==> flow/design.v <==
`timescale 1ns / 1ps
module Scrambler(
    input wire Clk,
    input wire Reset,
	 input wire En,
    input MAC_Data,
    output wire Scrambled_data
    );
	 reg [6:0] seed;              
	 wire Xored_seed = seed[3] ^ seed [6];
	 assign Scrambled_data = Xored_seed ^ MAC_Data;	
	 always@ (posedge Clk)begin
		if (Reset || ~En) begin
			seed <= 7'b1111111; 			 
		end
		else if (En)begin
			seed <= {seed[5:0] , Xored_seed};
		end
	 end
endmodule
`timescale 1ns / 1ps
module Scrambler_control(
    input wire Clk,
    input wire MAC_Data,
    input wire Reset,
	 input wire En,
    output reg Out
    );
	 wire Scrambled_data;
	 reg start_scramble ;
	 reg [6:0] Preamble_signal_length;
	 reg [11:0] FIFO;
	 Scrambler scrambler (
    .Clk(Clk), 
    .Reset(Reset), 
    .En(start_scramble), 
    .MAC_Data(FIFO[0]), 
    .Scrambled_data(Scrambled_data)
    );
	 always@(posedge Clk) begin
		 if (~En || Reset ) begin
			Out <= 1'b0;	 
			Preamble_signal_length <= 7'b0;
			start_scramble <= 1'b0;
			FIFO <= 12'b0; 
		 end
		 else if ( Preamble_signal_length < 7'd12 )begin
			Out <= 1'b1;
			FIFO[Preamble_signal_length] <= MAC_Data;
			Preamble_signal_length <= Preamble_signal_length + 1'b1;
		 end
		 else if ( Preamble_signal_length < 7'd36 ) begin
			Out <= FIFO[0];
			FIFO <= {MAC_Data,FIFO[11:1]};
			Preamble_signal_length <= Preamble_signal_length + 1'b1; 
		 end
		 else if ( Preamble_signal_length < 7'd84 ) begin
			start_scramble <= 1'b1;	 
			Out <= Scrambled_data;
			FIFO <={MAC_Data,FIFO[11:1]};
			Preamble_signal_length <= Preamble_signal_length + 1'b1; 
		 end 
		 else begin 
			Out <= 1'b0;
			FIFO <= 12'b0;	 
		 end
	 end
endmodule
`timescale 1ns / 1ps
module Encoder(
    input wire Data,
    input wire Clk,
    input wire Reset,
	 input wire EN,
    output wire Out
    );
	 parameter datalen = 48;
	 parameter indexsize = $clog2(2*datalen); 
	 parameter FIFOsize =100;
	 reg [FIFOsize:1] FIFO,NextFIFO;  
	 reg [6:1] shift;
	 reg [indexsize:1] in_index;
    always@ (Data , FIFO , shift , in_index)begin	
			NextFIFO = FIFO >> 1;
			if (in_index >= 1 && in_index <= FIFOsize)
				NextFIFO[in_index] = (Data ^ shift[1] ^ shift[2] ^ shift[4] ^ shift[5 ]);
			if (in_index+1 <= FIFOsize)
				NextFIFO[in_index+1] = (Data ^ shift[1] ^ shift[4] ^ shift[5] ^ shift[6]);
	 end
	 always@ (posedge Clk)begin
		if(Reset == 1'b1 || ~EN)begin
			shift <= 6'b0;  
			FIFO <= {FIFOsize{1'b0}};
			in_index <= {indexsize{1'b0}};
		end
		else begin
			FIFO <= NextFIFO;
			in_index <= in_index + 1'b1;
			shift <= {Data,shift[6:2]};
		end
	 end
	 assign Out = FIFO[1];
endmodule
`timescale 1ns / 1ps
module convencoder_control(
    input Clk,
    input Reset,
    input En,
	 input Data,
    output kout
    );
	 wire encoded_data;
	 reg start_endcode ;
	 reg [5:0] Signal_length;
	 reg [3:0] Preamble_detection;
	 reg [8:0] Data_lenght;
	 wire enable;
	 Encoder conv (
    .Data(Data), 
    .Clk(Clk), 
    .Reset(Reset), 
    .EN(start_endcode), 
    .Out(encoded_data));
	 always@ (posedge Clk)begin
		if (Reset || ~En)begin 
			start_endcode <= 1'b0;
			Preamble_detection <= 4'b0;
			Signal_length <= 6'b0;
		   Data_lenght <= 9'b0;
		end
		else if (Preamble_detection < 4'd12 && Preamble_detection != 12 )begin
			if (Data)begin
				Preamble_detection <= Preamble_detection + 1'b1;
			end
			else begin
				Preamble_detection <= 4'b0;
				end
		end
		else if (Signal_length < 5'd24) begin
			Signal_length <=  Signal_length + 1'b1;
		end	
		else if(Data_lenght < 96 ) begin
			start_endcode <=1;
			Data_lenght <= Data_lenght + 1'b1;
		end
		else
			start_endcode <=0;
	 end
	 assign enable = (Signal_length == 24)? 1'b1: 1'b0;
	 assign kout = (Reset || ~En)? 1'b0 :
						(Preamble_detection < 4'd12)?((Data)?1'b1:1'b0):
						(Signal_length < 5'd24)? Data:
						(Data_lenght < 96)?encoded_data:1'b0;
endmodule
`timescale 1ns / 1ps
module interleaver(
	 input wire Clk,
	 input wire Data,
	 input wire Reset,
	 input wire EN,
	 input wire [11:0] Size,
	 output wire Out
	 );
	 parameter Ncbps = 48;
	 parameter Nbpsc = 1;
	 parameter coding_rate = 1/2;
	 parameter OFDM_symbol = 1/2;
	 reg [96:1] in_data;			 
	 wire [2:0] sym_size;		 
	 wire [8:0] index;			 
	 reg [7:0] counter;			 
	 reg [6:0] index_out;		 
	 wire [1:0] s;					 
	 reg [6:0]temp_k;				 
	 reg [6:0]temp_x;				 
	 reg [6:0]temp_i;				 
	 integer j;
	 assign s = (Nbpsc/2 > 1)?Nbpsc/2:1;     
	 assign sym_size = (counter < 95)? 2'd0:   
							 (counter < 143)? 2'd1:
							 (counter < 191)? 2'd2:2'd3;
	 always@ (posedge Clk) begin
		if (~EN || Reset)begin															 
			in_data <= 96'b0;
			counter <= 8'b0;
			index_out <= 7'b0;
			temp_k <= 7'b0;
		end
		else if(counter < 192) begin			 
			if (counter < 96)												 
				in_data[counter+1] <= Data;													 
			if(counter >= 47)
				index_out <= index_out + 1'b1;  
			else
				temp_k <= temp_k + 1'b1;  													  
			counter <= counter + 1'b1;
		end	
		else
			counter <= 8'd200; 																 
	 end  
	 assign index = lut(index_out-48*sym_size) + 48*sym_size +1; 	 
	 assign Out = (counter < 40) ? 1'b0:												 
					  (counter < 143)? in_data[index] : 1'b0;
	 function [6:0] lut;
		input [6:0] a;
		reg [6:0] f_i;
		reg [6:0] f_x;
		begin
			f_i = (Ncbps>>4)*(a[3:0])+(a>>4);
			f_x = (s == 1)? 1'b0:(f_i+Ncbps-((86*Ncbps)/256));
			lut = (a < 48) ? s*(f_i>>(s-1))+f_x : 7'd0;
		end
	 endfunction
endmodule
`timescale 1ns / 1ps
module control_interleaver(
    input Clk,
    input Reset,
    input En,
	 input Data,
    output reg Out
    );
	 wire interleaved_data ;
	 reg start_Interleaver ;
	 reg [5:0] Signal_length;
	 reg [3:0] Preamble_detection;
	 reg [8:0] Data_lenght;
	 reg [8:0] counter;
	 wire enable;
	 reg [35:0] shiftreg; 
	 wire [11:0] size;
	 assign size = 96;
	 reg [5:0] out_index;
	interleaver interleaver (
    .Clk(Clk), 
    .Data(Data), 
    .Reset(Reset), 
    .EN(start_Interleaver), 
    .Size(size), 
    .Out(interleaved_data)
    );
	 always@ (posedge Clk)begin
		if (Reset || ~En)begin 
			start_Interleaver <= 1'b0;
			Preamble_detection <= 4'b0;
			Signal_length <= 6'b0;
		   Data_lenght <= 9'b0;
			counter <= 9'b0;
			shiftreg <= 36'b0;
			Out <= 1'b0;
			out_index <= 6'b0;
		end
		else if (Preamble_detection < 4'd12 )begin
			if (Data)begin
				Preamble_detection <= Preamble_detection + 1'b1;
				Out <= 1'b0;
				shiftreg[Preamble_detection] <= 1'b1;
			end
			else begin
				Preamble_detection <= 4'b0;
				Out <= 1'b0;
				shiftreg[Preamble_detection] <= 1'b0;
				end
		end
		else if (Signal_length < 5'd24) begin
			Signal_length <=  Signal_length + 1'b1;
			shiftreg[Preamble_detection + Signal_length] <= Data;
			if (Signal_length > 5'd1)begin
				Out <= shiftreg[out_index];
				out_index <= out_index + 1'b1;
			end
		end	
		else if (Data_lenght < 9'd96 && counter < 14)begin
			counter <= counter + 1'b1;
			start_Interleaver <=1;
			Out <= shiftreg[out_index];
			out_index <= out_index + 1'b1;
		end
		else if(Data_lenght < 9'd96 && counter < 192 ) begin
			Out <= interleaved_data ;
			start_Interleaver <=1;
			Data_lenght <= Data_lenght + 1'b1;
		end
		else
			Out <= 1'b0;
	 end
	 assign enable = (Signal_length == 24)? 1'b1: 1'b0;
endmodule
`timescale 1ns / 1ps
module deinterleaver(
	 input wire Clk,
	 input wire Data,
	 input wire Reset,
	 input wire EN,
	 input wire [11:0] Size,
	 output wire Out
	 );
	 parameter Ncbps = 48;
	 parameter Nbpsc = 1;
	 parameter x = 16/Ncbps;
	 reg [96:1] in_data;
	 wire [2:0] sym_size;
	 wire [8:0] index;
	 reg [7:0] counter;
	 reg [6:0] k;
	 reg [6:0] index_out;
	 wire [1:0] s;
	 reg [6:0]temp_k;
	 reg [6:0]temp_x;
	 reg [6:0]temp_i;
	 integer j;
	 assign s = (Nbpsc/2 > 1)?Nbpsc/2:1;     
	 assign sym_size = (counter < 95)? 2'd0:
							 (counter < 143)? 2'd1:
							 (counter < 191)? 2'd2:2'd3;
	 always@ (posedge Clk) begin
		if (~EN || Reset)begin
			in_data <= 96'b0;
			counter <= 8'b0;
			index_out <= 7'b0;
			temp_k <= 7'b0;
		end
		else if(counter < 192) begin
			if (counter < 96)												 
				in_data[counter+1] <= Data;
			if(counter >= 47)
				index_out <= index_out + 1'b1;
			else
				temp_k <= temp_k + 1'b1; 
			counter <= counter + 1'b1;
		end	
		else
			counter <= 8'd200;
	 end  
	 assign index = (counter < 160)? lut(index_out-48*sym_size) + 48*sym_size +1 : 1'b0; 
	 assign Out = (counter < 40) ? 1'b0:
					  (counter < 143)? in_data[index] : 1'b0;
	 function [6:0] lut;
		input [6:0] a;
		begin
			lut = (a < 48) ? 16*a - (Ncbps-1)*((a*86)/256) : 7'd0;
		end
	 endfunction
endmodule
`timescale 1ns / 1ps
module control_deinterleaver(
    input Clk,
    input Reset,
    input En,
	 input Data,
    output reg Out
    );
	 wire deinterleaved_data ;
	 reg start_Denterleaver ;
	 reg [5:0] Signal_length;
	 reg [3:0] Preamble_detection;
	 reg [8:0] Data_lenght;
	 reg [8:0] counter;
	 wire enable;
	 reg [35:0] shiftreg; 
	 wire [11:0] size;
	 assign size = 96;
	 reg [5:0] out_index;
	 deinterleaver deinterleaver (
    .Clk(Clk), 
    .Data(Data), 
    .Reset(Reset), 
    .EN(start_Denterleaver), 
    .Size(size), 
    .Out(deinterleaved_data)
    );
	 always@ (posedge Clk)begin
		if (Reset || ~En)begin 
			start_Denterleaver <= 1'b0;
			Preamble_detection <= 4'b0;
			Signal_length <= 6'b0;
		   Data_lenght <= 9'b0;
			counter <= 9'b0;
			shiftreg <= 36'b0;
			Out <= 1'b0;
			out_index <= 6'b0;
		end
		else if (Preamble_detection < 4'd12 )begin
			if (Data)begin
				Preamble_detection <= Preamble_detection + 1'b1;
				Out <= 1'b0;
				shiftreg[Preamble_detection] <= 1'b1;
			end
			else begin
				Preamble_detection <= 4'b0;
				Out <= 1'b0;
				shiftreg[Preamble_detection] <= 1'b0;
				end
		end
		else if (Signal_length < 5'd24) begin
			Signal_length <=  Signal_length + 1'b1;
			shiftreg[Preamble_detection + Signal_length] <= Data;
			end
		else if (Data_lenght < 9'd96 && counter < 48)begin
			counter <= counter + 1'b1;
			start_Denterleaver <=1;
			if (counter > 12)begin
				Out <= shiftreg[out_index];
				out_index <= out_index + 1'b1;
			end
		end
		else if(Data_lenght < 9'd96 && counter < 192 ) begin
			Out <= deinterleaved_data ;
			start_Denterleaver <=1;
			Data_lenght <= Data_lenght + 1'b1;
		end
		else
			Out <= 1'b0;
	 end
	 assign enable = (Signal_length == 24)? 1'b1: 1'b0;
endmodule
`timescale 1ns / 1ps
module Viterbidecoder(
    input wire Data,
    input wire Clk,
	 input wire EN,
    input wire Reset,
    output wire Out
    );
	 parameter in_size = 96;
	 parameter out_sise = 48;
	 reg flag_outputmod;									 
	 reg [47:0] outreg;     							 
	 reg [10:1] counter; 								 
	 reg [in_size-1:0] FIFO;							 
	 reg [6:1] CS,NS;        
	 reg [2:1] out0,out1,cost0,cost1;   			  
	 reg flag;												  
	 always@ (posedge Clk) begin
		if (Reset == 1'b1 || ~EN)	begin
			CS <= 6'b0;
			outreg <=48'b0;
			flag_outputmod <=0;
			counter <= 10'b0;
			FIFO <= {in_size{1'b0}};
			flag <=0;
		end
		else if ( counter < in_size && flag == 0 ) begin
			FIFO[counter] <= Data;
			if (counter == in_size -1)
				flag <=1;
			else	
				counter <= counter + 1'b1;
		end
		else if ( counter < 2*in_size && flag == 1)begin
					if (counter >= in_size && counter < in_size + 48)	 
						outreg[counter-in_size] <= CS[6];
					CS <= NS;
				   FIFO <= FIFO >> 2;
					counter <= counter + 1;
		end
		else if ( counter < (2*in_size+out_sise) && flag == 1) begin
			 flag_outputmod <=1;
			 outreg <= outreg>>1;
		end
	 end
	always@(*) begin
			out0[1] = 1'b0 ^ CS[1] ^ CS[2] ^ CS[4] ^ CS[5];
			out0[2] = 1'b0 ^ CS[1] ^ CS[4] ^ CS[5] ^ CS[6];
			cost0 = (FIFO[1]^out0[1]) + (FIFO[2]^out0[2]);
			out1[1] = 1'b1 ^ CS[1] ^ CS[2] ^ CS[4] ^ CS[5];
			out1[2] = 1'b1 ^ CS[1] ^ CS[4] ^ CS[5] ^ CS[6];
			cost1 = (FIFO[1]^out1[1]) + (FIFO[2]^out1[2]); 
			if(cost0 <= cost1)
				NS = {1'b0,CS[6:2]};
			else
				NS = {1'b1,CS[6:2]};
	end
	 assign Out = outreg[0];
endmodule
`timescale 1ns / 1ps
module viterbicontrol(
    input Clk,
    input Reset,
    input En,
	 input Data,
    output reg Out
    );
	 wire viterbied_data ;
	 reg start_Viterbi ;
	 reg [5:0] Signal_length;
	 reg [3:0] Preamble_detection;
	 reg [8:0] Data_lenght;
	 reg [8:0] counter;
	 wire enable;
	 reg [35:0] shiftreg; 
	 Viterbidecoder Viterbi (
    .Data(Data), 
    .Clk(Clk), 
    .EN(start_Viterbi), 
    .Reset(Reset), 
    .Out(viterbied_data)
    );
	 always@ (posedge Clk)begin
		if (Reset || ~En)begin 
			start_Viterbi <= 1'b0;
			Preamble_detection <= 4'b0;
			Signal_length <= 6'b0;
		   Data_lenght <= 9'b0;
			counter <= 9'b0;
			shiftreg <= 36'b0;
			Out <= 1'b0;
		end
		else if (Preamble_detection < 4'd12 )begin
			if (Data)begin
				Preamble_detection <= Preamble_detection + 1'b1;
				Out <= 1'b0;
				shiftreg[Preamble_detection] <= 1'b1;
			end
			else begin
				Preamble_detection <= 4'b0;
				Out <= 1'b0;
				shiftreg[Preamble_detection] <= 1'b0;
				end
		end
		else if (Signal_length < 5'd24) begin
			Signal_length <=  Signal_length + 1'b1;
			Out <= 1'b0;
			shiftreg[Preamble_detection + Signal_length] <= Data;
		end	
		else if (Data_lenght < 9'd96 && counter < 156)begin
			Out <= 1'b0;
			start_Viterbi <=1;
			Data_lenght <= Data_lenght + 1'b1;
			counter <= counter + 1'b1;
		end
		else if(counter < 156)
			counter <= counter + 1'b1;
		else if (Signal_length == 5'd24 && counter < 192) begin
			Out <= shiftreg[0];
			shiftreg <= shiftreg >> 1 ;
			counter <= counter + 1'b1;
			Data_lenght <= 9'b0;		
		end
		else if(Data_lenght < 9'd96 && counter == 192 ) begin
			Out <= viterbied_data ;
			start_Viterbi <=1;
			Data_lenght <= Data_lenght + 1'b1;
		end
		else
			Out <= 1'b0;
	 end
	 assign enable = (Signal_length == 24)? 1'b1: 1'b0;
endmodule
`timescale 1ns / 1ps
module Descrambler(
    input wire Clk,
    input wire Reset,
    input wire Scrambled_Data,
    input wire En,
    output wire Descrambled_Data
    );
	 reg [2:0] counter_intial_seed;
	 reg [6:0] seed;
	 assign Descrambled_Data = (counter_intial_seed > 7'd6)?Scrambled_Data^seed[6]^seed[3]:1'b0;
	 always@(posedge Clk)begin
		if( ~En || Reset )begin
			seed <= 7'b0;
			counter_intial_seed <= 3'b0;
		end
		else if ( En )begin 
			if (counter_intial_seed < 3'd7)begin
				seed <= {seed[5:0],Scrambled_Data};
				counter_intial_seed <= counter_intial_seed+1;
			end 
			else 
				seed <= { seed[5:0] , seed[6]^seed[3] };
		end
	 end
endmodule
`timescale 1ns / 1ps
module Descrambler_control(
    input Clk,
    input Reset,
    input En,
	 input Data,
    output reg Out
    );
	 wire Descrambled_data;
	 reg start_Descramble ;
	 reg [5:0] Signal_length;
	 reg [3:0] Preamble_detection;
	 reg [6:0] Data_lenght;
	Descrambler descrambler (
		 .Clk(Clk), 
		 .Reset(Reset), 
		 .Scrambled_Data(Data), 
		 .En(start_Descramble), 
		 .Descrambled_Data(Descrambled_data)
		 ); 
	 always@ (posedge Clk)begin
		if (Reset || ~En)begin 
			start_Descramble <= 1'b0;
			Preamble_detection <= 4'b0;
			Signal_length <= 6'b0;
		   Data_lenght <= 7'b0;
			Out <= 1'b0;
		end
		else if (Preamble_detection < 4'd12 )begin
			if (Data)begin
				Preamble_detection <= Preamble_detection + 1'b1;
				Out <= 1'b0;
			end
			else
				Preamble_detection <= 4'b0;
		end
		else if (Signal_length < 5'd24) begin
			Signal_length <=  Signal_length + 1'b1;
			Out <= Data;
		end	
		else if(Data_lenght < 6'd48 ) begin
			Out <= Descrambled_data;
			start_Descramble <=1;
			Data_lenght <= Data_lenght + 1'b1;
		end
		else
			Out <= 1'b0;
	 end
endmodule
`timescale 1ns / 1ps
module Topmodule(
    input wire Clk,
    input wire Data,
    input wire Reset,
    input wire En,
    output reg Out
    );
	 wire Out_scrambler;
	 wire Out_descrambler;
	 wire Out_convendcoder;
	 wire Out_viterbi;
	 wire Out_interleaver;
	 wire Out_deinterleaver;
	 reg [9:0] counter;
	 Scrambler_control Scrambler (
    .Clk(Clk), 
    .MAC_Data(Data), 
    .Reset(Reset), 
    .En(En), 
    .Out(Out_scrambler)
    );
	 convencoder_control convendcoder (
    .Clk(Clk), 
    .Reset(Reset), 
    .En(En), 
    .Data(Out_scrambler), 
    .kout(Out_convendcoder)
    );
	 control_interleaver interleaved (
    .Clk(Clk), 
    .Reset(Reset), 
    .En(En), 
    .Data(Out_convendcoder), 
    .Out(Out_interleaver)
    );
	 control_deinterleaver deinterleaved (
    .Clk(Clk), 
    .Reset(Reset), 
    .En(En), 
    .Data(Out_interleaver), 
    .Out(Out_deinterleaver) 
    );
	 viterbicontrol vit (
    .Data(Out_deinterleaver), 
    .Clk(Clk), 
    .En(En), 
    .Reset(Reset), 
    .Out(Out_viterbi)
    );
	 Descrambler_control Descrambler (
    .Clk(Clk),  
    .Reset(Reset), 
    .En(En), 
    .Data(Out_viterbi), 
    .Out(Out_descrambler)
    );
	always@ (posedge Clk)begin
		if(~En || Reset) begin
			Out <= 1'b0;
			counter <= 10'b0;
		end
		else 
			Out <= Out_descrambler;
	end
endmodule
==> reports on Topmodule <==
Tool chain data of Topmodule
Module Topmodule before and after one edit of its RTL, step after step.
"orig" refers to lines of the RTL above, "edited" to lines of the edited file.
"diff" is "edited" less "orig", of the values as shown; "rel_change_pct" is that difference over "orig", in percent.
Operators: Yosys type, input widths -> output width; for muxes data width and select width s.
Cell names lack the library's common part.
{"block": "design", "top_module": "Topmodule", "clk_port": "Clk", "lib": "sky130hd", "pvt_corner": "tt_025C_1v80"}

The edit
The edit as a unified diff against the file above.
This change comes from a script, not from a designer. The edited design behaves differently; no optimisation was intended.
begin of diff
@@ -682,9 +682,9 @@
 	always@ (posedge Clk)begin
 		if(~En || Reset) begin
-			Out <= 1'b0;
 			counter <= 10'b0;
 		end
 		else 
-			Out <= Out_descrambler;
+			;
 	end
-endmodule
+	always @(*) Out = Out_descrambler;
+endmodule
end of diff

Word-level counts
Source: Yosys, flattened and elaborated, memories not mapped. Widths are those after wreduce. Registers that Yosys merges into a memory's read port (data or address) are not register bits. Print and check cells do not count.
{"block": "word_totals", "item": "elab_cells", "orig": 478, "edited": 477, "diff": -1, "rel_change_pct": -0.21}
{"block": "word_totals", "item": "latchBits", "orig": 0, "edited": 0, "diff": 0}
{"block": "word_totals", "item": "ramBits", "orig": 0, "edited": 0, "diff": 0}
{"block": "word_totals", "item": "memories", "orig": 0, "edited": 0, "diff": 0}
{"block": "word_totals", "item": "rom_bits", "orig": 0, "edited": 0, "diff": 0}
{"block": "word_totals", "item": "out_inout_bits", "orig": 1, "edited": 1, "diff": 0, "rel_change_pct": 0.00}
{"block": "word_totals", "item": "reg_bits", "orig": 784, "edited": 783, "diff": -1, "rel_change_pct": -0.13}
{"block": "word_totals", "item": "clocked_rd_ports_x_width", "orig": 0, "edited": 0, "diff": 0}
{"block": "classes", "item": "logic", "orig": 96, "edited": 96, "diff": 0, "rel_change_pct": 0.00}
{"block": "classes", "item": "mux", "orig": 91, "edited": 91, "diff": 0, "rel_change_pct": 0.00}
{"block": "classes", "item": "div", "orig": 0, "edited": 0, "diff": 0}
{"block": "classes", "item": "reduce_and_logical", "orig": 68, "edited": 68, "diff": 0, "rel_change_pct": 0.00}
{"block": "classes", "item": "multipliers", "orig": 5, "edited": 5, "diff": 0, "rel_change_pct": 0.00}
{"block": "classes", "item": "n_addsub", "orig": 65, "edited": 65, "diff": 0, "rel_change_pct": 0.00}
{"block": "classes", "item": "n_eq", "orig": 13, "edited": 13, "diff": 0, "rel_change_pct": 0.00}
{"block": "classes", "item": "n_shift", "orig": 30, "edited": 30, "diff": 0, "rel_change_pct": 0.00}
{"block": "classes", "item": "n_cmp", "orig": 54, "edited": 54, "diff": 0, "rel_change_pct": 0.00}
{"block": "ops", "cell": "$mux 1", "orig": 38, "edited": 38, "diff": 0, "rel_change_pct": 0.00}
{"block": "ops", "cell": "$xor 1x1->1", "orig": 28, "edited": 28, "diff": 0, "rel_change_pct": 0.00}
{"block": "ops", "cell": "$not 1->1", "orig": 26, "edited": 26, "diff": 0, "rel_change_pct": 0.00}
{"block": "ops", "cell": "$reduce_and 2->1", "orig": 15, "edited": 15, "diff": 0, "rel_change_pct": 0.00}
{"block": "ops", "cell": "$logic_and 1x1->1", "orig": 13, "edited": 13, "diff": 0, "rel_change_pct": 0.00}
{"block": "ops", "cell": "$mux 36", "orig": 12, "edited": 12, "diff": 0, "rel_change_pct": 0.00}
{"block": "ops", "cell": "$reduce_and 3->1", "orig": 11, "edited": 11, "diff": 0, "rel_change_pct": 0.00}
{"block": "ops", "cell": "$add 9x1->9 const B", "orig": 9, "edited": 9, "diff": 0, "rel_change_pct": 0.00}
{"block": "ops", "cell": "$or 36x36->36", "orig": 9, "edited": 9, "diff": 0, "rel_change_pct": 0.00}
{"block": "ops", "cell": "$mux 9", "orig": 8, "edited": 8, "diff": 0, "rel_change_pct": 0.00}
{"block": "ops", "cell": "$reduce_bool 2->1", "orig": 8, "edited": 8, "diff": 0, "rel_change_pct": 0.00}
{"block": "ops", "cell": "$add 6x1->6 const B", "orig": 7, "edited": 7, "diff": 0, "rel_change_pct": 0.00}
{"block": "ops", "cell": "$logic_or 1x1->1", "orig": 7, "edited": 7, "diff": 0, "rel_change_pct": 0.00}
{"block": "ops", "cell": "$lt 8x8->1 const B", "orig": 7, "edited": 7, "diff": 0, "rel_change_pct": 0.00}
{"block": "ops", "cell": "$and 36x36->36", "orig": 6, "edited": 6, "diff": 0, "rel_change_pct": 0.00}
{"block": "ops", "cell": "$not 36->36", "orig": 6, "edited": 6, "diff": 0, "rel_change_pct": 0.00}
{"block": "ops", "cell": "$shift 1x5->36 const A", "orig": 6, "edited": 6, "diff": 0, "rel_change_pct": 0.00}
{"block": "ops", "cell": "$add 4x1->4 const B", "orig": 5, "edited": 5, "diff": 0, "rel_change_pct": 0.00}
{"block": "ops", "cell": "$add 7x1->7 const B", "orig": 5, "edited": 5, "diff": 0, "rel_change_pct": 0.00}
{"block": "ops", "cell": "$lt 4x4->1 const B", "orig": 5, "edited": 5, "diff": 0, "rel_change_pct": 0.00}
{"block": "ops", "cell": "$lt 6x5->1 const B", "orig": 5, "edited": 5, "diff": 0, "rel_change_pct": 0.00}
{"block": "ops", "cell": "$mux 4", "orig": 5, "edited": 5, "diff": 0, "rel_change_pct": 0.00}
{"block": "ops", "cell": "$mux 7", "orig": 5, "edited": 5, "diff": 0, "rel_change_pct": 0.00}
{"block": "ops", "cell": "$ne 2x2->1 const B", "orig": 5, "edited": 5, "diff": 0, "rel_change_pct": 0.00}
{"block": "ops", "cell": "$lt 7x6->1 const B", "orig": 4, "edited": 4, "diff": 0, "rel_change_pct": 0.00}
{"block": "ops", "cell": "$lt 8x7->1 const B", "orig": 4, "edited": 4, "diff": 0, "rel_change_pct": 0.00}
{"block": "ops", "cell": "$lt 9x7->1 const B", "orig": 4, "edited": 4, "diff": 0, "rel_change_pct": 0.00}
{"block": "ops", "cell": "$lt 9x8->1 const B", "orig": 4, "edited": 4, "diff": 0, "rel_change_pct": 0.00}
Not every row of either side is listed.

Depth
Longest topological path by Yosys (ltp), each cell counted once; first at word level (registers and memories cut), then after technology mapping (sequential cells cut; the memories' decode and read muxes count).
{"block": "logic_depth", "item": "depth_word", "orig": 19, "edited": 19, "diff": 0, "rel_change_pct": 0.00}
{"block": "logic_depth", "item": "abc_area", "orig": "0", "edited": "0"}
{"block": "logic_depth", "item": "ltp_mapped", "orig": 47, "edited": 49, "diff": 2, "rel_change_pct": 4.26}
{"block": "logic_depth", "item": "depth_no_buf", "orig": 46, "edited": 49, "diff": 3, "rel_change_pct": 6.52}

Netlist
Yosys stat after the flow's synthesis: flattened, memories mapped to cells. It holds for the ABC_AREA given above (unset counts as 0); a run with the other value may have another netlist.
{"block": "types", "type": "nor2_1", "orig": 535, "edited": 899, "diff": 364, "rel_change_pct": 68.04}
{"block": "types", "type": "a21oi_1", "orig": 519, "edited": 384, "diff": -135, "rel_change_pct": -26.01}
{"block": "types", "type": "a311oi_1", "orig": 10, "edited": 118, "diff": 108, "rel_change_pct": 1080.00}
{"block": "types", "type": "and3_1", "orig": 41, "edited": 129, "diff": 88, "rel_change_pct": 214.63}
{"block": "types", "type": "a31oi_1", "orig": 122, "edited": 38, "diff": -84, "rel_change_pct": -68.85}
{"block": "types", "type": "nand3_1", "orig": 248, "edited": 166, "diff": -82, "rel_change_pct": -33.06}
{"block": "types", "type": "o311a_1", "orig": 5, "edited": 47, "diff": 42, "rel_change_pct": 840.00}
{"block": "types", "type": "clkbuf_1", "orig": 372, "edited": 413, "diff": 41, "rel_change_pct": 11.02}
{"block": "types", "type": "mux2i_1", "orig": 229, "edited": 266, "diff": 37, "rel_change_pct": 16.16}
{"block": "types", "type": "nand4_1", "orig": 103, "edited": 68, "diff": -35, "rel_change_pct": -33.98}
{"block": "types", "type": "o31ai_1", "orig": 55, "edited": 20, "diff": -35, "rel_change_pct": -63.64}
{"block": "types", "type": "or3_1", "orig": 87, "edited": 119, "diff": 32, "rel_change_pct": 36.78}
{"block": "types", "type": "a211oi_1", "orig": 84, "edited": 115, "diff": 31, "rel_change_pct": 36.90}
{"block": "types", "type": "o211ai_1", "orig": 39, "edited": 13, "diff": -26, "rel_change_pct": -66.67}
{"block": "types", "type": "mux4_2", "orig": 38, "edited": 17, "diff": -21, "rel_change_pct": -55.26}
{"block": "types", "type": "nor4_2", "orig": 20, "edited": 1, "diff": -19, "rel_change_pct": -95.00}
{"block": "types", "type": "nand2_1", "orig": 779, "edited": 797, "diff": 18, "rel_change_pct": 2.31}
{"block": "types", "type": "inv_1", "orig": 139, "edited": 152, "diff": 13, "rel_change_pct": 9.35}
Not every row of either side is listed.
{"block": "mapped", "item": "flip_flops", "orig": 783, "edited": 782, "diff": -1, "rel_change_pct": -0.13}
{"block": "mapped", "item": "area_um2", "orig": 46326.9, "edited": 47226.5, "diff": 899.6, "rel_change_pct": 1.94}
{"block": "mapped", "item": "cells", "orig": 5866, "edited": 6142, "diff": 276, "rel_change_pct": 4.71}
By module: a second synthesis without flattening, with its own total; a netlist apart from the flattened one above.
{"block": "hier_totals", "item": "hier_cells", "orig": 6110, "edited": 6092, "diff": -18, "rel_change_pct": -0.29}
{"block": "hier_totals", "item": "hier_area_um2", "orig": 49548.8, "edited": 49412.4, "diff": -136.4, "rel_change_pct": -0.28}
Each row is one instance without its submodules.
{"block": "modules_orig", "module": "Viterbidecoder", "n_inst": 1, "cells": 1478, "mod_seq_area_um2": 3203.1, "area_um2": 10623.9}
{"block": "modules_orig", "module": "Encoder", "n_inst": 1, "cells": 968, "mod_seq_area_um2": 2262.2, "area_um2": 7821.3}
{"block": "modules_orig", "module": "deinterleaver", "n_inst": 1, "cells": 931, "mod_seq_area_um2": 2222.1, "area_um2": 7691.1}
{"block": "modules_orig", "module": "interleaver", "n_inst": 1, "cells": 796, "mod_seq_area_um2": 2222.1, "area_um2": 6750.2}
{"block": "modules_orig", "module": "viterbicontrol", "n_inst": 1, "cells": 555, "mod_seq_area_um2": 1321.3, "area_um2": 4426.7}
{"block": "modules_orig", "module": "control_interleaver", "n_inst": 1, "cells": 475, "mod_seq_area_um2": 1441.4, "area_um2": 4226.6}
{"block": "modules_orig", "module": "control_deinterleaver", "n_inst": 1, "cells": 477, "mod_seq_area_um2": 1441.4, "area_um2": 4217.8}
{"block": "modules_orig", "module": "Scrambler_control", "n_inst": 1, "cells": 181, "mod_seq_area_um2": 420.4, "area_um2": 1427.6}
{"block": "modules_orig", "module": "convencoder_control", "n_inst": 1, "cells": 104, "mod_seq_area_um2": 400.4, "area_um2": 909.6}
{"block": "modules_orig", "module": "Descrambler_control", "n_inst": 1, "cells": 93, "mod_seq_area_um2": 380.4, "area_um2": 842.1}
{"block": "modules_orig", "module": "Descrambler", "n_inst": 1, "cells": 33, "mod_seq_area_um2": 200.2, "area_um2": 376.6}
{"block": "modules_orig", "module": "Scrambler", "n_inst": 1, "cells": 17, "mod_seq_area_um2": 140.1, "area_um2": 206.4}
{"block": "modules_orig", "module": "Topmodule", "n_inst": 1, "cells": 2, "mod_seq_area_um2": 20.0, "area_um2": 28.8}
{"block": "modules_edited", "module": "Viterbidecoder", "n_inst": 1, "cells": 1478, "mod_seq_area_um2": 3203.1, "area_um2": 10623.9}
{"block": "modules_edited", "module": "Encoder", "n_inst": 1, "cells": 968, "mod_seq_area_um2": 2262.2, "area_um2": 7821.3}
{"block": "modules_edited", "module": "deinterleaver", "n_inst": 1, "cells": 931, "mod_seq_area_um2": 2222.1, "area_um2": 7691.1}
{"block": "modules_edited", "module": "interleaver", "n_inst": 1, "cells": 796, "mod_seq_area_um2": 2222.1, "area_um2": 6750.2}
{"block": "modules_edited", "module": "viterbicontrol", "n_inst": 1, "cells": 539, "mod_seq_area_um2": 1321.3, "area_um2": 4319.1}
{"block": "modules_edited", "module": "control_interleaver", "n_inst": 1, "cells": 475, "mod_seq_area_um2": 1441.4, "area_um2": 4226.6}
{"block": "modules_edited", "module": "control_deinterleaver", "n_inst": 1, "cells": 477, "mod_seq_area_um2": 1441.4, "area_um2": 4217.8}
{"block": "modules_edited", "module": "Scrambler_control", "n_inst": 1, "cells": 181, "mod_seq_area_um2": 420.4, "area_um2": 1427.6}
{"block": "modules_edited", "module": "convencoder_control", "n_inst": 1, "cells": 104, "mod_seq_area_um2": 400.4, "area_um2": 909.6}
{"block": "modules_edited", "module": "Descrambler_control", "n_inst": 1, "cells": 93, "mod_seq_area_um2": 380.4, "area_um2": 842.1}
{"block": "modules_edited", "module": "Descrambler", "n_inst": 1, "cells": 33, "mod_seq_area_um2": 200.2, "area_um2": 376.6}
{"block": "modules_edited", "module": "Scrambler", "n_inst": 1, "cells": 17, "mod_seq_area_um2": 140.1, "area_um2": 206.4}
{"block": "modules_edited", "module": "Topmodule", "n_inst": 1, "cells": 0, "mod_seq_area_um2": 0.0, "area_um2": 0.0}

Timing after synthesis
OpenSTA on the mapped netlist: ideal clock, no wires. The path of least setup slack (recovery checks aside). Input and output delay are each 20% of the period. Register names are those of the netlist, which keeps one name where synthesis merged equal registers.
{"block": "synth_path", "item": "path_type", "orig": "register to register", "edited": "register to register"}
{"block": "synth_path", "item": "startpoint", "orig": "reg deinterleaved.deinterleaver.counter[0]", "edited": "reg deinterleaved.deinterleaver.counter[0]"}
{"block": "synth_path", "item": "endpoint", "orig": "reg deinterleaved.Out", "edited": "reg deinterleaved.Out"}
{"block": "synth_path", "item": "path_slack_ps", "orig": 2220, "edited": 1418, "diff": -802}
{"block": "synth_path", "item": "driving_pins", "orig": 45, "edited": 47, "diff": 2, "rel_change_pct": 4.44}
{"block": "synth_path", "item": "t_first_pin_ps", "orig": 0, "edited": 0, "diff": 0}
{"block": "synth_path", "item": "clock_period_ps", "orig": 12000, "edited": 12000, "diff": 0, "rel_change_pct": 0.00}
{"block": "synth_path", "item": "t_arrival_ps", "orig": 9663, "edited": 10460, "diff": 797, "rel_change_pct": 8.25}
{"block": "synth_path", "item": "delay_ps", "orig": 9779, "edited": 10583, "diff": 804, "rel_change_pct": 8.22}
{"block": "synth_path", "item": "setup_time_ps", "orig": 116, "edited": 123, "diff": 7}
{"block": "synth_path", "item": "period_less_setup_slack_ps", "orig": 9780, "edited": 10582, "diff": 802, "rel_change_pct": 8.20}
"delay_ps" = arrival - input delay + setup time.
"driving_pins" counts driving pins, that of a launching flip-flop among them; a cell with two outputs on the path counts twice.
"period_less_setup_slack_ps" = period - worst setup slack (recovery checks aside). The figure is calculated, with input and output delays left at 20% of the set period.
Between the ends stands the longest chain of elaborated cells between them, by number of cells; it is not shown to be the way that was timed. Of several equally long chains one is given.
A line is the first line of the expression or statement that the cell stems from. Yosys adds cells for indexed reads and writes and turns some case tables into memories.
A register here has more assigning lines than the two given.
{"block": "synth_via_orig", "cell_sequence": "dfxtp_1 ha_1 and3_1 nand3_1 and3_1 ha_1 inv_1 fa_1 xor3_2 ha_1 inv_1 fa_1 inv_1 fa_1 ha_1 or3_1 o221ai_1 nor2b_1 [9 not listed] inv_1 fa_1 inv_1 fa_1 inv_1 ha_1 xor2_1 nor2_1 ha_1 nand2b_1 nor4_1 nand3b_1 and3_1 o21ai_1 xor2_1 nand3_1 a211o_1 a41o_1", "elab_chain_len": 19, "cone_cells": 24, "cone_classes": "add/sub: 5; mul: 3; compare: 6; shift: 1; mux: 9"}
{"block": "synth_rtl_orig", "item": "from (decl)", "line_no": 304, "source": "reg [7:0] counter;"}
{"block": "synth_rtl_orig", "item": "from (assign)", "line_no": 319, "source": "counter <= 8'b0;"}
{"block": "synth_rtl_orig", "item": "from (assign)", "line_no": 330, "source": "counter <= counter + 1'b1;"}
{"block": "synth_rtl_orig", "item": "$lt 8x8->1", "line_no": 315, "source": "(counter < 191)? 2'd2:2'd3;"}
{"block": "synth_rtl_orig", "item": "$mux 1", "line_no": 315}
{"block": "synth_rtl_orig", "item": "$mux 2", "line_no": 314, "source": "(counter < 143)? 2'd1:"}
{"block": "synth_rtl_orig", "item": "$mux 2", "line_no": 313, "source": "assign sym_size = (counter < 95)? 2'd0:"}
{"block": "synth_rtl_orig", "item": "$mul 2x2->4", "line_no": 335, "source": "assign index = (counter < 160)? lut(index_out-48*sym_size) + 48*sym_size +1 : 1'b0;"}
{"block": "synth_rtl_orig", "item": "$sub 7x7->7", "line_no": 335}
{"block": "synth_rtl_orig", "item": "$mul 7x6->13", "line_no": 341, "source": "lut = (a < 48) ? 16*a - (Ncbps-1)*((a*86)/256) : 7'd0;"}
{"block": "synth_rtl_orig", "item": "[5 not listed]"}
{"block": "synth_rtl_orig", "item": "$mux 9", "line_no": 335}
{"block": "synth_rtl_orig", "item": "$sub 9x1->10"}
{"block": "synth_rtl_orig", "item": "$shiftx 96x10->1", "line_no": 337, "source": "(counter < 143)? in_data[index] : 1'b0;"}
{"block": "synth_rtl_orig", "item": "$mux 1", "line_no": 337}
{"block": "synth_rtl_orig", "item": "$mux 1", "line_no": 336, "source": "assign Out = (counter < 40) ? 1'b0:"}
{"block": "synth_rtl_orig", "item": "$mux 1", "line_no": 407, "source": "else if(Data_lenght < 9'd96 && counter < 192 ) begin"}
{"block": "synth_rtl_orig", "item": "$mux 1", "line_no": 399, "source": "else if (Data_lenght < 9'd96 && counter < 48)begin"}
{"block": "synth_rtl_orig", "item": "to (assign)", "line_no": 403, "source": "Out <= shiftreg[out_index];"}
{"block": "synth_rtl_orig", "item": "to (assign)", "line_no": 408, "source": "Out <= deinterleaved_data ;"}
{"block": "synth_rtl_orig", "item": "to (decl)", "line_no": 351, "source": "output reg Out"}
{"block": "synth_via_edited", "cell_sequence": "dfxtp_1 ha_1 and3_1 or2_2 nor2_1 o21ai_0 o211a_1 ha_1 inv_1 fa_1 xor3_2 ha_1 inv_1 fa_1 inv_1 fa_1 ha_1 o21ai_0 [11 not listed] inv_1 fa_1 inv_1 ha_1 a21oi_1 xnor2_1 xnor2_1 nor2_1 ha_1 or4b_2 mux2i_1 or2_2 or4b_2 o211ai_1 o211ai_1 o21a_1 nand4_1 a21boi_2", "elab_chain_len": 19, "cone_cells": 24, "cone_classes": "add/sub: 5; mul: 3; compare: 6; shift: 1; mux: 9"}
{"block": "synth_rtl_edited", "item": "from (decl)", "line_no": 304, "source": "reg [7:0] counter;"}
{"block": "synth_rtl_edited", "item": "from (assign)", "line_no": 319, "source": "counter <= 8'b0;"}
{"block": "synth_rtl_edited", "item": "from (assign)", "line_no": 330, "source": "counter <= counter + 1'b1;"}
{"block": "synth_rtl_edited", "item": "$lt 8x8->1", "line_no": 315, "source": "(counter < 191)? 2'd2:2'd3;"}
{"block": "synth_rtl_edited", "item": "$mux 1", "line_no": 315}
{"block": "synth_rtl_edited", "item": "$mux 2", "line_no": 314, "source": "(counter < 143)? 2'd1:"}
{"block": "synth_rtl_edited", "item": "$mux 2", "line_no": 313, "source": "assign sym_size = (counter < 95)? 2'd0:"}
{"block": "synth_rtl_edited", "item": "$mul 2x2->4", "line_no": 335, "source": "assign index = (counter < 160)? lut(index_out-48*sym_size) + 48*sym_size +1 : 1'b0;"}
{"block": "synth_rtl_edited", "item": "$sub 7x7->7", "line_no": 335}
{"block": "synth_rtl_edited", "item": "$mul 7x6->13", "line_no": 341, "source": "lut = (a < 48) ? 16*a - (Ncbps-1)*((a*86)/256) : 7'd0;"}
{"block": "synth_rtl_edited", "item": "[5 not listed]"}
{"block": "synth_rtl_edited", "item": "$mux 9", "line_no": 335}
{"block": "synth_rtl_edited", "item": "$sub 9x1->10"}
{"block": "synth_rtl_edited", "item": "$shiftx 96x10->1", "line_no": 337, "source": "(counter < 143)? in_data[index] : 1'b0;"}
{"block": "synth_rtl_edited", "item": "$mux 1", "line_no": 337}
{"block": "synth_rtl_edited", "item": "$mux 1", "line_no": 336, "source": "assign Out = (counter < 40) ? 1'b0:"}
{"block": "synth_rtl_edited", "item": "$mux 1", "line_no": 407, "source": "else if(Data_lenght < 9'd96 && counter < 192 ) begin"}
{"block": "synth_rtl_edited", "item": "$mux 1", "line_no": 399, "source": "else if (Data_lenght < 9'd96 && counter < 48)begin"}
{"block": "synth_rtl_edited", "item": "to (assign)", "line_no": 403, "source": "Out <= shiftreg[out_index];"}
{"block": "synth_rtl_edited", "item": "to (assign)", "line_no": 408, "source": "Out <= deinterleaved_data ;"}
{"block": "synth_rtl_edited", "item": "to (decl)", "line_no": 351, "source": "output reg Out"}

Path in the finished layout
Path of least setup slack in the final report of the runs of set A (OpenROAD, finished layout, wires in). Where an end is a register, its clock arrival counts in the times.
The path's times are printed in steps of 10 ps; the period is the one set.
{"block": "layout_path", "item": "path_type", "orig": "register to register", "edited": "register to register"}
{"block": "layout_path", "item": "startpoint", "orig": "reg deinterleaved.deinterleaver.counter[0]", "edited": "reg deinterleaved.deinterleaver.counter[0]"}
{"block": "layout_path", "item": "endpoint", "orig": "reg deinterleaved.Out", "edited": "reg deinterleaved.Out"}
{"block": "layout_path", "item": "setup_time_ps", "orig": 100, "edited": 70, "diff": -30}
{"block": "layout_path", "item": "path_slack_ps", "orig": 1010, "edited": 830, "diff": -180}
{"block": "layout_path", "item": "clock_period_ps", "orig": 12000, "edited": 12000, "diff": 0, "rel_change_pct": 0.00}
{"block": "layout_path", "item": "t_arrival_ps", "orig": 11550, "edited": 11760, "diff": 210, "rel_change_pct": 1.82}
{"block": "layout_path", "item": "t_first_pin_ps", "orig": 670, "edited": 650, "diff": -20, "rel_change_pct": -2.99}
{"block": "layout_path", "item": "driving_pins", "orig": 45, "edited": 47, "diff": 2, "rel_change_pct": 4.44}
Between the ends stands the longest chain of elaborated cells between them, by number of cells; it is not shown to be the way that was timed. Of several equally long chains one is given.
A register here has more assigning lines than the two given.
{"block": "layout_via_orig", "cell_sequence": "dfxtp_1 ha_1 and3_1 nand3_1 and3_1 ha_1 inv_1 fa_1 xor3_2 ha_1 inv_1 fa_1 inv_1 fa_1 ha_1 or3_1 o221ai_1 nor2b_1 [9 not listed] inv_1 fa_1 inv_1 fa_1 inv_1 ha_1 xor2_1 nor2_1 ha_1 nand2b_1 nor4_2 nand3b_1 and3_1 o21ai_1 xor2_1 nand3_1 a211o_1 a41o_1", "elab_chain_len": 19, "cone_cells": 24, "cone_classes": "add/sub: 5; mul: 3; compare: 6; shift: 1; mux: 9"}
{"block": "layout_rtl_orig", "item": "from (decl)", "line_no": 304, "source": "reg [7:0] counter;"}
{"block": "layout_rtl_orig", "item": "from (assign)", "line_no": 319, "source": "counter <= 8'b0;"}
{"block": "layout_rtl_orig", "item": "from (assign)", "line_no": 330, "source": "counter <= counter + 1'b1;"}
{"block": "layout_rtl_orig", "item": "$lt 8x8->1", "line_no": 315, "source": "(counter < 191)? 2'd2:2'd3;"}
{"block": "layout_rtl_orig", "item": "$mux 1", "line_no": 315}
{"block": "layout_rtl_orig", "item": "$mux 2", "line_no": 314, "source": "(counter < 143)? 2'd1:"}
{"block": "layout_rtl_orig", "item": "$mux 2", "line_no": 313, "source": "assign sym_size = (counter < 95)? 2'd0:"}
{"block": "layout_rtl_orig", "item": "$mul 2x2->4", "line_no": 335, "source": "assign index = (counter < 160)? lut(index_out-48*sym_size) + 48*sym_size +1 : 1'b0;"}
{"block": "layout_rtl_orig", "item": "$sub 7x7->7", "line_no": 335}
{"block": "layout_rtl_orig", "item": "$mul 7x6->13", "line_no": 341, "source": "lut = (a < 48) ? 16*a - (Ncbps-1)*((a*86)/256) : 7'd0;"}
{"block": "layout_rtl_orig", "item": "[5 not listed]"}
{"block": "layout_rtl_orig", "item": "$mux 9", "line_no": 335}
{"block": "layout_rtl_orig", "item": "$sub 9x1->10"}
{"block": "layout_rtl_orig", "item": "$shiftx 96x10->1", "line_no": 337, "source": "(counter < 143)? in_data[index] : 1'b0;"}
{"block": "layout_rtl_orig", "item": "$mux 1", "line_no": 337}
{"block": "layout_rtl_orig", "item": "$mux 1", "line_no": 336, "source": "assign Out = (counter < 40) ? 1'b0:"}
{"block": "layout_rtl_orig", "item": "$mux 1", "line_no": 407, "source": "else if(Data_lenght < 9'd96 && counter < 192 ) begin"}
{"block": "layout_rtl_orig", "item": "$mux 1", "line_no": 399, "source": "else if (Data_lenght < 9'd96 && counter < 48)begin"}
{"block": "layout_rtl_orig", "item": "to (assign)", "line_no": 403, "source": "Out <= shiftreg[out_index];"}
{"block": "layout_rtl_orig", "item": "to (assign)", "line_no": 408, "source": "Out <= deinterleaved_data ;"}
{"block": "layout_rtl_orig", "item": "to (decl)", "line_no": 351, "source": "output reg Out"}
{"block": "layout_via_edited", "cell_sequence": "dfxtp_1 ha_1 and3_1 or2_2 nor2_1 o21ai_0 o211a_1 ha_1 inv_1 fa_1 xor3_2 ha_1 inv_1 fa_1 inv_1 fa_1 ha_1 a311oi_4 [11 not listed] inv_1 fa_1 inv_1 ha_1 a21oi_1 xnor2_1 xnor2_1 nor2_1 ha_1 or4b_2 mux2i_1 or2_2 or4b_2 o211ai_1 o2111a_1 a311oi_1 nand4_1 a21boi_2", "elab_chain_len": 19, "cone_cells": 24, "cone_classes": "add/sub: 5; mul: 3; compare: 6; shift: 1; mux: 9"}
{"block": "layout_rtl_edited", "item": "from (decl)", "line_no": 304, "source": "reg [7:0] counter;"}
{"block": "layout_rtl_edited", "item": "from (assign)", "line_no": 319, "source": "counter <= 8'b0;"}
{"block": "layout_rtl_edited", "item": "from (assign)", "line_no": 330, "source": "counter <= counter + 1'b1;"}
{"block": "layout_rtl_edited", "item": "$lt 8x8->1", "line_no": 315, "source": "(counter < 191)? 2'd2:2'd3;"}
{"block": "layout_rtl_edited", "item": "$mux 1", "line_no": 315}
{"block": "layout_rtl_edited", "item": "$mux 2", "line_no": 314, "source": "(counter < 143)? 2'd1:"}
{"block": "layout_rtl_edited", "item": "$mux 2", "line_no": 313, "source": "assign sym_size = (counter < 95)? 2'd0:"}
{"block": "layout_rtl_edited", "item": "$mul 2x2->4", "line_no": 335, "source": "assign index = (counter < 160)? lut(index_out-48*sym_size) + 48*sym_size +1 : 1'b0;"}
{"block": "layout_rtl_edited", "item": "$sub 7x7->7", "line_no": 335}
{"block": "layout_rtl_edited", "item": "$mul 7x6->13", "line_no": 341, "source": "lut = (a < 48) ? 16*a - (Ncbps-1)*((a*86)/256) : 7'd0;"}
{"block": "layout_rtl_edited", "item": "[5 not listed]"}
{"block": "layout_rtl_edited", "item": "$mux 9", "line_no": 335}
{"block": "layout_rtl_edited", "item": "$sub 9x1->10"}
{"block": "layout_rtl_edited", "item": "$shiftx 96x10->1", "line_no": 337, "source": "(counter < 143)? in_data[index] : 1'b0;"}
{"block": "layout_rtl_edited", "item": "$mux 1", "line_no": 337}
{"block": "layout_rtl_edited", "item": "$mux 1", "line_no": 336, "source": "assign Out = (counter < 40) ? 1'b0:"}
{"block": "layout_rtl_edited", "item": "$mux 1", "line_no": 407, "source": "else if(Data_lenght < 9'd96 && counter < 192 ) begin"}
{"block": "layout_rtl_edited", "item": "$mux 1", "line_no": 399, "source": "else if (Data_lenght < 9'd96 && counter < 48)begin"}
{"block": "layout_rtl_edited", "item": "to (assign)", "line_no": 403, "source": "Out <= shiftreg[out_index];"}
{"block": "layout_rtl_edited", "item": "to (assign)", "line_no": 408, "source": "Out <= deinterleaved_data ;"}
{"block": "layout_rtl_edited", "item": "to (decl)", "line_no": 351, "source": "output reg Out"}

Flow runs
Both versions went through the flow (Yosys, OpenROAD) with the same settings in each pair. Constraints: input delay and output delay 20% of the set period each, output load 0.01 pF.
{"block": "settings_set_A", "CORE_UTILIZATION": 40, "period_ns": 12.0, "CAP_MARGIN": 20, "CORE_MARGIN": 2, "SLEW_MARGIN": 20}
{"block": "measured_set_A", "item": "worst_setup_slack_ps", "orig": 1015, "edited": 826, "diff": -189}
{"block": "measured_set_A", "item": "achieved_period_ps", "orig": 10985, "edited": 11174, "diff": 189, "rel_change_pct": 1.72}
{"block": "measured_set_A", "item": "yosys.chip_area_um2", "orig": 46326.9, "edited": 47226.5, "diff": 899.6, "rel_change_pct": 1.94}
{"block": "measured_set_A", "item": "dieArea_um2", "orig": 118556.0, "edited": 120829.0, "diff": 2273.0, "rel_change_pct": 1.92}
{"block": "measured_set_A", "item": "final_setup_tns_ps", "orig": 0, "edited": 0, "diff": 0}
{"block": "measured_set_A", "item": "finalUtil_pct", "orig": 44.0, "edited": 43.5, "diff": -0.5}
{"block": "measured_set_A", "item": "finalCellArea_um2", "orig": 50500.9, "edited": 51146.6, "diff": 645.7, "rel_change_pct": 1.28}
{"block": "measured_set_A", "item": "ws_hold_ps", "orig": 406, "edited": 407, "diff": 1}
{"block": "measured_set_A", "item": "power.total_w", "orig": 0.005616, "edited": 0.005582, "diff": -0.000034, "rel_change_pct": -0.61}
{"block": "settings_set_B", "CELL_PAD_IN_SITES_DETAIL_PLACEMENT": 1, "CORE_UTILIZATION": 42, "CTS_CLUSTER_DIAMETER": 22, "CTS_CLUSTER_SIZE": 32, "GPL_ROUTABILITY_DRIVEN": 1, "GPL_TIMING_DRIVEN": 1, "MIN_ROUTING_LAYER": "met2", "PLACE_DENSITY": 0.36, "SETUP_SLACK_MARGIN": -0.85, "SLEW_MARGIN": 10, "period_ns": 8.95, "CAP_MARGIN": 20, "CORE_MARGIN": 2}
{"block": "measured_set_B", "item": "worst_setup_slack_ps", "orig": -733, "edited": -1280, "diff": -547}
{"block": "measured_set_B", "item": "achieved_period_ps", "orig": 9683, "edited": 10230, "diff": 547, "rel_change_pct": 5.65}
{"block": "measured_set_B", "item": "yosys.chip_area_um2", "orig": 46326.9, "edited": 47226.5, "diff": 899.6, "rel_change_pct": 1.94}
{"block": "measured_set_B", "item": "dieArea_um2", "orig": 112973.0, "edited": 115141.0, "diff": 2168.0, "rel_change_pct": 1.92}
{"block": "measured_set_B", "item": "final_setup_tns_ps", "orig": -733, "edited": -1280, "diff": -547}
{"block": "measured_set_B", "item": "finalUtil_pct", "orig": 54.0, "edited": 53.1, "diff": -0.9}
{"block": "measured_set_B", "item": "finalCellArea_um2", "orig": 58892.7, "edited": 59475.8, "diff": 583.1, "rel_change_pct": 0.99}
{"block": "measured_set_B", "item": "ws_hold_ps", "orig": 403, "edited": 421, "diff": 18}
{"block": "measured_set_B", "item": "power.total_w", "orig": 0.014303, "edited": 0.014142, "diff": -0.000161, "rel_change_pct": -1.13}
"achieved_period_ps" = clock period - worst setup slack. The figure is calculated, with input and output delays left at 20% of the set period.
"power.total_w" is the tool's figure for a default switching activity; nothing was simulated.
